==> flow/design.v <==
module datapath(input clk, reset, weCU, buffIRCU, buffAHCU,
                input buffALCU, buffRCU, srcbmuxCU, adrmuxCU,
			       input [1:0] acmuxCU, pcmuxCU,
			       input [2:0] aluopCU,
			       input [7:0] memdata,
			       output [15:0] address,
			       output [7:0] writedata, instrCU,
			       output zeroCU);
wire [7:0]  adrHout, buffIRout, buffAHout, buffALout, srcbmuxout;
wire [7:0]  acout, acmuxout, rout, buffRout, aluout;
wire [15:0] pcout, pcaddout, mdaout, pcmuxout, adrmuxout;
flopr #(8) IR(clk, reset, buffIRout, instrCU);
flopr #(8) adrH(clk, reset, buffAHout, adrHout);
buff buffIR(clk, reset, memdata, buffIRCU, buffIRout);
buff buffadrH(clk, reset, memdata, buffAHCU, buffAHout);
buff buffadrL(clk, reset, memdata, buffALCU, buffALout);
mux3 #(8) acmux(aluout, memdata, rout, acmuxCU, acmuxout);
flopr #(8) AC(clk, reset, acmuxout, acout);
flopr #(8) R(clk, reset, buffRout, rout);
buff buffR(clk, reset, acout, buffRCU, buffRout);
mux2 #(8) srcbmux(rout, 8'b00000001, srcbmuxCU, srcbmuxout);
alu alu(acout, srcbmuxout, aluopCU, aluout, zeroCU);
flopr #(16) PC(clk, reset, pcmuxout, pcout);
mux3 #(16) pcmux(pcout, pcaddout, {adrHout, buffALout}, pcmuxCU, pcmuxout);
adder pcadder(pcout, 16'b000000000000001, pcaddout);
flopr #(16) MDA(clk, reset, {adrHout, buffALout}, mdaout);
mux2 #(16) addressmux(pcout, mdaout, adrmuxCU, adrmuxout);
assign address = adrmuxout;
assign writedata = aluout;
endmodule
module mux2 # (parameter WIDTH = 8)
(input  [WIDTH-1:0] a0, a1,
 input s,
 output [WIDTH-1:0] y);
  assign y = s ? a1 : a0;
endmodule
module mux3 # (parameter WIDTH = 8)
(input  [WIDTH-1:0] a0, a1, a2,
 input  [1:0] s,
 output [WIDTH-1:0] y);
  assign y = s[1] ? a2 : (s[0] ? a1 : a0); 
endmodule
module flopr # (parameter WIDTH = 8)
(input clk, reset,
 input [WIDTH-1:0] d,
 output reg [WIDTH-1:0] q);
 always @ (posedge clk, posedge reset)
   if (reset) q <= 0;
   else q <= d;
endmodule
module buff(input clk, reset, input[7:0] a, input s, output [7:0] y);
  reg [7:0] q;
  assign y = (s == 1) ? a : q;
  always @ (posedge clk, posedge reset)
    if (reset) q <= 0;
    else q <= y;
endmodule
module adder(input [15:0] a, b, output [15:0] y);
assign y = a + b;
endmodule
module alu (a, b, sel, out, zero);
    input [7:0] a,b;
    input [2:0] sel; 
    output reg [7:0] out;
    output reg zero;
    always @ (*) 
    begin 
        case(sel) 
		      3'b000:   
	begin
		out = a; 
		if (out == 0) zero = 1;  
		else zero = 0; 
          end
            3'b001:   
	begin
		out = a+b;  
		if (out == 0)
		 zero = 1;  
		else
		zero = 0;
          end     
            3'b010:   
	begin
		out = a-b;  
		if (out == 0) zero = 1;  
		else zero = 0;
          end 
            3'b011:   
	begin
		out = 0; 
		zero = 1;
          end
			   3'b100:   
	begin
		out = a & b; 
		if (out == 0)
		 zero = 1;  
		else
		zero = 0;
          end
		     3'b101:   
	begin
		out = a | b; 
		if (out == 0) zero = 1;  
		else zero = 0; 
          end
			  3'b110:   
	begin
		out = a ^ b; 
		if (out == 0) zero = 1;  
		else zero = 0; 
          end		 
			  3'b111:   
	begin
		out = ~a; 
		if (out == 0) zero = 1;  
		else zero = 0; 
          end
        endcase
    end
endmodule
module controller(input clk, reset, zflag, 
                  input [7:0] opcode, 
						output buffIR, buffAH, buffAL, buffR, srcbmux, adrmux, we,
			         output [1:0] pcmux, acmux, 
						output [2:0] aluop);
  maindec md(clk, reset, zflag, opcode, buffAL, buffR, buffIR, buffAH, srcbmux, adrmux, we, pcmux, acmux, aluop);
endmodule
module maindec(input clk, reset, zflag, 
               input [7:0] opcode, 
					output buffAL, buffR, buffIR, buffAH, srcbmux, adrmux, we,
			      output [1:0] pcmux, acmux,
					output [2:0] aluop);
  reg [13:0] controls;
  reg [3:0] state, nextstate;
  assign {buffAL, buffAH, buffIR, acmux, buffR, srcbmux, aluop, pcmux, adrmux, we} = controls;
  parameter fetch = 4'b0000;
  parameter decode = 4'b0001;
  parameter getah = 4'b0010;
  parameter getal = 4'b0011;
  parameter loaddata = 4'b0100;
  parameter storedata = 4'b0101;
  parameter jumpinstr = 4'b0110;
  parameter alu = 4'b0111;
  parameter r_to_ac = 4'b1000;
  parameter ac_to_r = 4'b1001;
  parameter ahfetch = 4'b1010;
  parameter pcinc = 4'b1011;
  parameter NOP = 8'h00;
  parameter LDAC = 8'h01;
  parameter STAC = 8'h02;
  parameter MVAC = 8'h03;
  parameter MOVR = 8'h04;
  parameter JUMP = 8'h05;
  parameter JMPZ = 8'h06;
  parameter JPNZ = 8'h07;
  parameter ADD = 8'h08;
  parameter SUB = 8'h09;
  parameter INAC = 8'h0A;
  parameter CLAC = 8'h0B;
  parameter AND = 8'h0C;
  parameter OR = 8'h0D;
  parameter XOR = 8'h0E;
  parameter NOT = 8'h0F;
  always @(posedge clk, posedge reset)
    if (reset)  state <= fetch;
	 else        state <= nextstate;
  always @(*)
  begin  
    case(state)
	   fetch: nextstate <= decode;
		decode: case(opcode)
		          NOP: nextstate <= pcinc;
					 LDAC: nextstate <= ahfetch;
					 STAC: nextstate <= ahfetch;
					 MVAC: nextstate <= ac_to_r;
					 MOVR: nextstate <= r_to_ac;
					 JUMP: nextstate <= ahfetch;
					 JMPZ: nextstate <= ahfetch;
					 JPNZ: nextstate <= ahfetch;
					 default: nextstate <= alu;
				 endcase
		 getah: nextstate <= getal;
		 getal: if (opcode == STAC)      nextstate <= storedata;
		        else if (opcode == LDAC) nextstate <= loaddata;
				  else if ((opcode == JMPZ) & ~zflag) nextstate <= pcinc;
				  else if ((opcode == JPNZ) & zflag)  nextstate <= pcinc;
				  else                     nextstate <= jumpinstr;
		 jumpinstr: nextstate <= fetch;
		 storedata: nextstate <= fetch;
		 loaddata: nextstate <= fetch;
		 ac_to_r: nextstate <= fetch;
		 r_to_ac: nextstate <= fetch;
		 alu: nextstate <= fetch;
		 ahfetch: nextstate <= getah;
		 pcinc: nextstate <= fetch;
		 default: nextstate <= fetch;
	 endcase
  end
  always @(*)
  begin
    case(state)
	   fetch: controls <= 14'b00100000000000;
		decode: controls <= 14'b00000000000000;
		getah: controls <= 14'b01000000000100;
		getal: controls <= 14'b10000000000000;
		storedata: controls <= 14'b00000000000111;
		loaddata: controls <=  14'b00001000000110;
		ac_to_r: controls <= 14'b00000100000100;
		r_to_ac: controls <= 14'b00010000000100;
		jumpinstr: controls <= 14'b00000000001010;
		ahfetch: controls <= 14'b00000000000100;
		pcinc: controls <= 14'b00000000000100;
		alu:
		begin
		  case(opcode)
		    ADD: controls <= 14'b00000000010100;
			 SUB: controls <= 14'b00000000100100;
			 INAC: controls <= 14'b00000010010100;
			 CLAC: controls <= 14'b00000000110100;
			 AND: controls <= 14'b00000001000100;
			 OR: controls <= 14'b00000001010100;
			 XOR: controls <= 14'b00000001100100;
			 NOT: controls <= 14'b00000001110100;
			 default: controls <= 14'b00000000000000;
		  endcase
		end
		default: controls <= 14'b00000000000000;
    endcase
  end
endmodule
module smm(input clk, reset,
           input [7:0] readdata,
           output we, 
			  output [15:0] address,
			  output [7:0] writedata);
wire buffR, buffIR, buffAH, mdamux, buffAL, adrmux, srcbmux;
wire [1:0] pcmux, acmux;
wire [2:0] aluop;
wire [15:0] addr;
wire [7:0] wdata, instr;
wire zero;
datapath dp(clk, reset, we, buffIR, buffAH, buffAL, buffR, srcbmux, adrmux, acmux, pcmux, aluop, readdata, addr, wdata, instr, zero);
controller cu(clk, reset, zero, instr, buffIR, buffAH, buffAL, buffR, srcbmux, adrmux, we, pcmux, acmux, aluop);
assign writedata = wdata;
assign address = addr;
endmodule
Tool chain data of smm
The steps from the RTL of smm to its reports follow in flow order. Lines are those of the file above, counted from 1. Operators carry their Yosys type and port widths (W data, S select, Z words). Library cell names are shortened. The mark n/a stands for no value.

Top module: smm. Clock port: clk. Standard-cell library: sky130hd. Timing corner: tt_025C_1v80.

Word level
Source: Yosys, flattened and elaborated, memories not mapped. Widths are those after wreduce. Registers that Yosys merges into a memory's read port (data or address) are not register bits. Print and check cells do not count. Equal cells are merged and count once. Yosys's memory passes give these memory sizes; they may raise the number of words (mostly to a power of two), join words into wider ones and drop unused or constant bits.

For $add $sub $neg the number is 3. Multipliers: 0. The entry for div/mod/pow operators reads 0. For $lt $le $gt $ge the number is 0. Equal/unequal tests: 22. For shift-type cells the number is 0. For multiplexer cells the number is 24. Bitwise operators: 7. Reductions and logical operators: 13.

Operators by type and width (number): $pmux W14 S10 (1); $pmux W8 S8 (1); $logic_not A8 Y1 (7); $mux W16 (3); $mux W8 (4); $pmux W4 S5 (1); $mux W4 (5); $add A16 B1 Y16 const B (1); $eq A4 B3 Y1 const B (4); $eq A4 B4 Y1 const B (4); $eq A8 B3 Y1 const B (2); $mux W14 (1); $eq A3 B3 Y1 const B (4); $eq A4 B2 Y1 const B (2); $logic_not A4 Y1 (2); $eq A8 B1 Y1 const B (1); $eq A8 B2 Y1 const B (1); $add A8 B8 Y8 (1); $sub A8 B8 Y8 (1); $and A8 B8 Y8 (1); $or A8 B8 Y8 (1); $xor A8 B8 Y8 (1); $not A8 Y8 (1); $pmux W1 S8 (1); $mux W1 (7); $eq A3 B2 Y1 const B (2); $logic_not A5 Y1 (1); $eq A4 B1 Y1 const B (1).

Not listed: further kinds 6, cells in them 7.

The entry for register bits reads 76. Bits in latches: 0. Memory bits (writable): 0. The figure for ROM bits is 96. The entry for clocked read ports x word width reads 0. Memory cells: 2. The entry for input port bits reads 10. Output and inout port bits: 25. The figure for cells after elaboration is 79.

Memories: (name not given) (depth 16, width 5, rd ports 1, write ports 0, line 217) `case(opcode)`; (name not given) (depth 8, width 2, rd ports 1, write ports 0, line 173) `decode: case(opcode)`.

Longest topological paths
Depth = most cells in a row (Yosys ltp): at word level without a register or memory, in the mapped netlist without a sequential cell, where the memories' decode and read muxes count.

The entry for depth after elaboration reads 14. The figure for ABC_AREA is 0. For mapped depth the number is 14. The figure for gate-level depth less buffers is 13.

Netlist
Source: synth_stat.txt of the flow (Yosys; design flattened, memories mapped). It holds for the ABC_AREA given above (unset counts as 0); a run with the other value may have another netlist.

Cells by type: dfrtp_1 (number 68, area in all 1.7E+03 um^2); mux2_2 (number 47, area in all 529.258 um^2); ha_1 (number 31, area in all 387.872 um^2); o21ai_0 (number 35, area in all 175.168 um^2); nand2_1 (number 46, area in all 172.666 um^2); nor2_1 (number 33, area in all 123.869 um^2); inv_1 (number 31, area in all 116.362 um^2); mux2i_1 (number 11, area in all 110.106 um^2); a21oi_1 (number 19, area in all 95.091 um^2); nor3_1 (number 18, area in all 90.086 um^2); xnor2_1 (number 10, area in all 87.584 um^2); nand4_1 (number 13, area in all 81.328 um^2); a221o_1 (number 7, area in all 70.067 um^2); clkbuf_1 (number 18, area in all 67.565 um^2); nor3b_1 (number 8, area in all 60.058 um^2); nor4_1 (number 8, area in all 50.048 um^2); nand3_1 (number 9, area in all 45.043 um^2); nand2b_1 (number 7, area in all 43.792 um^2).

Other cell types: 45; their cells: 104.

The entry for cell count reads 523. Under mapped area stands 4834.6 um^2. The entry for sequential area reads 1701.6 um^2. Mapped flip-flops: 68. Under buffer cells stands 21.

The figures by module come from a second, unflattened synthesis with its own total; it is not the netlist above.

For cell total of the unflattened synthesis the number is 610. For area (unflattened synthesis) the number is 6567.5 um^2.

Rows give one instance, submodules left out.

Modules: alu (times used 1, cells 197, area 1495.2 um^2, seq. area 0.0 um^2); buff (times used 4, cells 18, area 335.3 um^2, seq. area 200.2 um^2); flopr (WIDTH=8) (times used 4, cells 9, area 203.9 um^2, seq. area 200.2 um^2); flopr (WIDTH=16) (times used 2, cells 17, area 404.1 um^2, seq. area 400.4 um^2); adder (times used 1, cells 98, area 724.4 um^2, seq. area 0.0 um^2); maindec (times used 1, cells 65, area 476.7 um^2, seq. area 100.1 um^2); mux3 (WIDTH=16) (times used 1, cells 53, area 345.3 um^2, seq. area 0.0 um^2); mux2 (WIDTH=16) (times used 1, cells 18, area 249.0 um^2, seq. area 0.0 um^2); mux3 (WIDTH=8) (times used 1, cells 26, area 172.7 um^2, seq. area 0.0 um^2); mux2 (WIDTH=8) (times used 1, cells 9, area 131.4 um^2, seq. area 0.0 um^2); datapath (times used 1, cells 2, area 7.5 um^2, seq. area 0.0 um^2); controller (times used 1, cells 0, area 0.0 um^2, seq. area 0.0 um^2); smm (times used 1, cells 0, area 0.0 um^2, seq. area 0.0 um^2).

Timing after synthesis
Path of least setup slack by OpenSTA after synthesis, without wires, with an ideal clock, recovery checks aside; 20% of the period is set as input and as output delay. Where synthesis merged equal registers, the netlist keeps one of their names.

Kind: register to output. From: reg (no name shown). To: out writedata[6]. Clock period: 5000 ps. For external output delay the number is 1000 ps. The figure for launch time at the first pin is 0 ps. Arrival time: 3339 ps. The entry for required time reads 4000 ps. Under path slack stands 661 ps. Path delay: 3339 ps. The figure for stages is 13. For buffers on the path the number is 0. Period reached after synthesis: 4339 ps.

"path delay" is the arrival time less input delay plus setup time. A path that ends at an output port has no setup time. "stages" counts driving pins, that of a launching flip-flop among them; a cell with two outputs on the path counts twice. "period reached after synthesis" is the clock period less the worst setup slack; recovery checks do not enter. This is arithmetic on one report: input and output delays are still those of the set period (20% each). Between the ends stands the longest chain of elaborated cells between them, by number of cells; it is not shown to be the way that was timed. Of several equally long chains one is given. Each line given opens the expression or statement behind the cell; cells for indexed reads and writes are added by Yosys, which also makes memories of some case tables.

Cell sequence: dfrtp_1 -> or4_4 -> nor3_4 -> nand3b_1 -> nand2_1 -> inv_1 -> fa_1 -> a211oi_1 -> o21bai_1 -> a21oi_1 -> xnor2_1 -> o211ai_1 -> a21boi_0. Under length of the longest elaborated chain stands 6. Under elaborated cells on any way between the ends stands 18. The figure for RTL lines with such cells is 9. Classes of those cells: add/sub: 2; eq/ne: 7; mux: 4; logic: 3; reduce/logical: 2.

RTL lines, path after synthesis: $logic_not A4 Y1 (line 217) `case(opcode)`; $mux W14 (line 217); $pmux W14 S10 (line 203) `case(state)`; $mux W8 (line 35) `assign y = s ? a1 : a0;`; $sub A8 B8 Y8 (line 85) `out = a-b;`; $pmux W8 S8 (line 68) `case(sel)`; end: declaration (line 237) `output [7:0] writedata);`.

Timing after layout
From the final timing report of stored run 4: the path of least setup slack in the routed layout; clock arrival at registers is part of the times. The report prints the path's times to 10 ps; the period is as set.

Kind: register to output. From: reg (no name shown). To: out writedata[3]. Clock period: 5000 ps. For external output delay the number is 1000 ps. The figure for launch time at the first pin is 340 ps. Arrival time: 3950 ps. The entry for required time reads 4000 ps. Under path slack stands 50 ps. The figure for stages is 13. For buffers on the path the number is 2.

Between the ends stands the longest chain of elaborated cells between them, by number of cells; it is not shown to be the way that was timed. Of several equally long chains one is given.

Cell sequence: dfrtp_1 -> or4_4 -> nor3_4 -> nand3b_1 -> buf_4 -> nand2_2 -> ha_1 -> o21bai_1 -> a21oi_2 -> a22o_1 -> o21ai_0 -> nand2_1 -> clkdlybuf4s50_1. Under length of the longest elaborated chain stands 6. Under elaborated cells on any way between the ends stands 18. The figure for RTL lines with such cells is 9. Classes of those cells: add/sub: 2; eq/ne: 7; mux: 4; logic: 3; reduce/logical: 2.

RTL lines, path after layout: $logic_not A4 Y1 (line 217) `case(opcode)`; $mux W14 (line 217); $pmux W14 S10 (line 203) `case(state)`; $mux W8 (line 35) `assign y = s ? a1 : a0;`; $sub A8 B8 Y8 (line 85) `out = a-b;`; $pmux W8 S8 (line 68) `case(sel)`; end: declaration (line 237) `output [7:0] writedata);`.

## Implementation results

Top module smm; platform sky130hd; tools Yosys and OpenROAD; 5 stored runs in no particular order. Input and output delays are each 20% of the period that was set; the output load is 0.01 pF. "achieved period": clock period set for the run, less the worst setup slack. It is reckoned from that one timing run; input and output delays stay at 20% of the period that was set. By "time used up by the worst setup path" is meant the share of the clock period that the worst setup path is allowed (20% is reserved at inputs, 20% at outputs), minus its slack. Clock arrival times at its registers enter into it. "overall power": no workload was simulated; the value follows from the tool's default switching activity. "time used up by the worst setup path" is given in steps of 10 ps.

Files of stored run 1:
==> flow/run.sh <==
#!/bin/bash
# the make line also repeats the synthesis and layout settings of config.mk as NAME=value (left out here)
make -C /OpenROAD-flow-scripts/flow DESIGN_CONFIG=/design/flow/config.mk WORK_HOME=/design/flow/orfs CLKGATE_MAP_FILE= finish
==> flow/config.mk <==
export PLATFORM = sky130hd
export DESIGN_NAME = smm
export DESIGN_NICKNAME = smm
export VERILOG_FILES = /design/flow/design.v
export SDC_FILE = /design/flow/constraint.sdc
export NUM_CORES = 4
export LEC_CHECK = 0
export ABC_AREA = 0
export CAP_MARGIN = 10
export CELL_PAD_IN_SITES_DETAIL_PLACEMENT = 0
export CELL_PAD_IN_SITES_GLOBAL_PLACEMENT = 3
export CORE_MARGIN = 10
export CORE_UTILIZATION = 67
export GPL_ROUTABILITY_DRIVEN = 1
export PLACE_DENSITY = 0.63
export SETUP_SLACK_MARGIN = 0.29
export SLEW_MARGIN = 20
==> flow/constraint.sdc <==
create_clock -name core_clock -period 5.66 [get_ports {clk}]
set_input_delay 1.1320 -clock core_clock [delete_from_list [all_inputs] [get_ports {clk}]]
set_output_delay 1.1320 -clock core_clock [all_outputs]
set_load 0.01 [all_outputs]

Outcome of stored run 1: stopped before the end: placement reported GPL-0301.

Files of stored run 2:
==> flow/run.sh <==
#!/bin/bash
# the make line also repeats the synthesis and layout settings of config.mk as NAME=value (left out here)
make -C /OpenROAD-flow-scripts/flow DESIGN_CONFIG=/design/flow/config.mk WORK_HOME=/design/flow/orfs CLKGATE_MAP_FILE= finish
==> flow/config.mk <==
export PLATFORM = sky130hd
export DESIGN_NAME = smm
export DESIGN_NICKNAME = smm
export VERILOG_FILES = /design/flow/design.v
export SDC_FILE = /design/flow/constraint.sdc
export NUM_CORES = 4
export LEC_CHECK = 0
export CAP_MARGIN = 20
export CELL_PAD_IN_SITES_DETAIL_PLACEMENT = 2
export CORE_MARGIN = 2
export CORE_UTILIZATION = 56
export MIN_ROUTING_LAYER = met2
export SLEW_MARGIN = 20
==> flow/constraint.sdc <==
create_clock -name core_clock -period 5.0 [get_ports {clk}]
set_input_delay 1.0000 -clock core_clock [delete_from_list [all_inputs] [get_ports {clk}]]
set_output_delay 1.0000 -clock core_clock [all_outputs]
set_load 0.01 [all_outputs]

Outcome of stored run 2: stopped before the end: placement reported DPL-0033.

Files of stored run 3:
==> flow/run.sh <==
#!/bin/bash
# the make line also repeats the synthesis and layout settings of config.mk as NAME=value (left out here)
make -C /OpenROAD-flow-scripts/flow DESIGN_CONFIG=/design/flow/config.mk WORK_HOME=/design/flow/orfs CLKGATE_MAP_FILE= finish
==> flow/config.mk <==
export PLATFORM = sky130hd
export DESIGN_NAME = smm
export DESIGN_NICKNAME = smm
export VERILOG_FILES = /design/flow/design.v
export SDC_FILE = /design/flow/constraint.sdc
export NUM_CORES = 4
export LEC_CHECK = 0
export CAP_MARGIN = 20
export CELL_PAD_IN_SITES_DETAIL_PLACEMENT = 2
export CORE_MARGIN = 2
export CORE_UTILIZATION = 56
export MIN_ROUTING_LAYER = met2
export PLACE_DENSITY_LB_ADDON = 0.28
export SLEW_MARGIN = 15
==> flow/constraint.sdc <==
create_clock -name core_clock -period 5.0 [get_ports {clk}]
set_input_delay 1.0000 -clock core_clock [delete_from_list [all_inputs] [get_ports {clk}]]
set_output_delay 1.0000 -clock core_clock [all_outputs]
set_load 0.01 [all_outputs]

Outcome of stored run 3: stopped before the end: placement reported DPL-0033.

Files of stored run 4:
==> flow/run.sh <==
#!/bin/bash
# the make line also repeats the synthesis and layout settings of config.mk as NAME=value (left out here)
make -C /OpenROAD-flow-scripts/flow DESIGN_CONFIG=/design/flow/config.mk WORK_HOME=/design/flow/orfs CLKGATE_MAP_FILE= finish
==> flow/config.mk <==
export PLATFORM = sky130hd
export DESIGN_NAME = smm
export DESIGN_NICKNAME = smm
export VERILOG_FILES = /design/flow/design.v
export SDC_FILE = /design/flow/constraint.sdc
export NUM_CORES = 4
export LEC_CHECK = 0
export CAP_MARGIN = 20
export CORE_ASPECT_RATIO = 0.91
export CORE_MARGIN = 2
export CORE_UTILIZATION = 40
export CTS_CLUSTER_DIAMETER = 21
export GPL_TIMING_DRIVEN = 0
export HOLD_SLACK_MARGIN = -0.06
export MIN_ROUTING_LAYER = met2
export PLACE_DENSITY_LB_ADDON = 0.04
export SETUP_SLACK_MARGIN = -0.12
export SLEW_MARGIN = 40
export TNS_END_PERCENT = 30
==> flow/constraint.sdc <==
create_clock -name core_clock -period 5.0 [get_ports {clk}]
set_input_delay 1.0000 -clock core_clock [delete_from_list [all_inputs] [get_ports {clk}]]
set_output_delay 1.0000 -clock core_clock [all_outputs]
set_load 0.01 [all_outputs]

Results of stored run 4. The mapped cell area after synthesis is 4834.6 um^2. The measured full die area is 12982.8 um^2. The std-cell area (final layout) comes to 5865.6 um^2. The worst setup slack after layout comes to 47 ps. The total negative slack stands at 0 ps. The post-route worst hold slack is 405 ps. The measured overall power is 4359 µW. The measured achieved period is 4953 ps. For the time used up by the worst setup path the run shows 3950 ps. Worst path kind: register to output.

Files of stored run 5:
==> flow/run.sh <==
#!/bin/bash
# the make line also repeats the synthesis and layout settings of config.mk as NAME=value (left out here)
make -C /OpenROAD-flow-scripts/flow DESIGN_CONFIG=/design/flow/config.mk WORK_HOME=/design/flow/orfs CLKGATE_MAP_FILE= finish
==> flow/config.mk <==
export PLATFORM = sky130hd
export DESIGN_NAME = smm
export DESIGN_NICKNAME = smm
export VERILOG_FILES = /design/flow/design.v
export SDC_FILE = /design/flow/constraint.sdc
export NUM_CORES = 4
export LEC_CHECK = 0
export CAP_MARGIN = 25
export CELL_PAD_IN_SITES_DETAIL_PLACEMENT = 1
export CELL_PAD_IN_SITES_GLOBAL_PLACEMENT = 0
export CORE_MARGIN = 2
export CORE_UTILIZATION = 28
export CTS_CLUSTER_DIAMETER = 160
export MAX_ROUTING_LAYER = met5
export MIN_ROUTING_LAYER = met2
export PLACE_DENSITY = 0.47
export SETUP_SLACK_MARGIN = 1.35
export SLEW_MARGIN = 15
export TNS_END_PERCENT = 50
==> flow/constraint.sdc <==
create_clock -name core_clock -period 5.0 [get_ports {clk}]
set_input_delay 1.0000 -clock core_clock [delete_from_list [all_inputs] [get_ports {clk}]]
set_output_delay 1.0000 -clock core_clock [all_outputs]
set_load 0.01 [all_outputs]

Results of stored run 5. The mapped cell area after synthesis is 4834.6 um^2. The measured full die area is 18333.2 um^2. The std-cell area (final layout) comes to 6929.1 um^2. The worst setup slack after layout comes to 434 ps. The total negative slack stands at 0 ps. The post-route worst hold slack is 398 ps. The measured overall power is 5390 µW. The measured achieved period is 4566 ps. For the time used up by the worst setup path the run shows 3570 ps. Worst path kind: register to output.
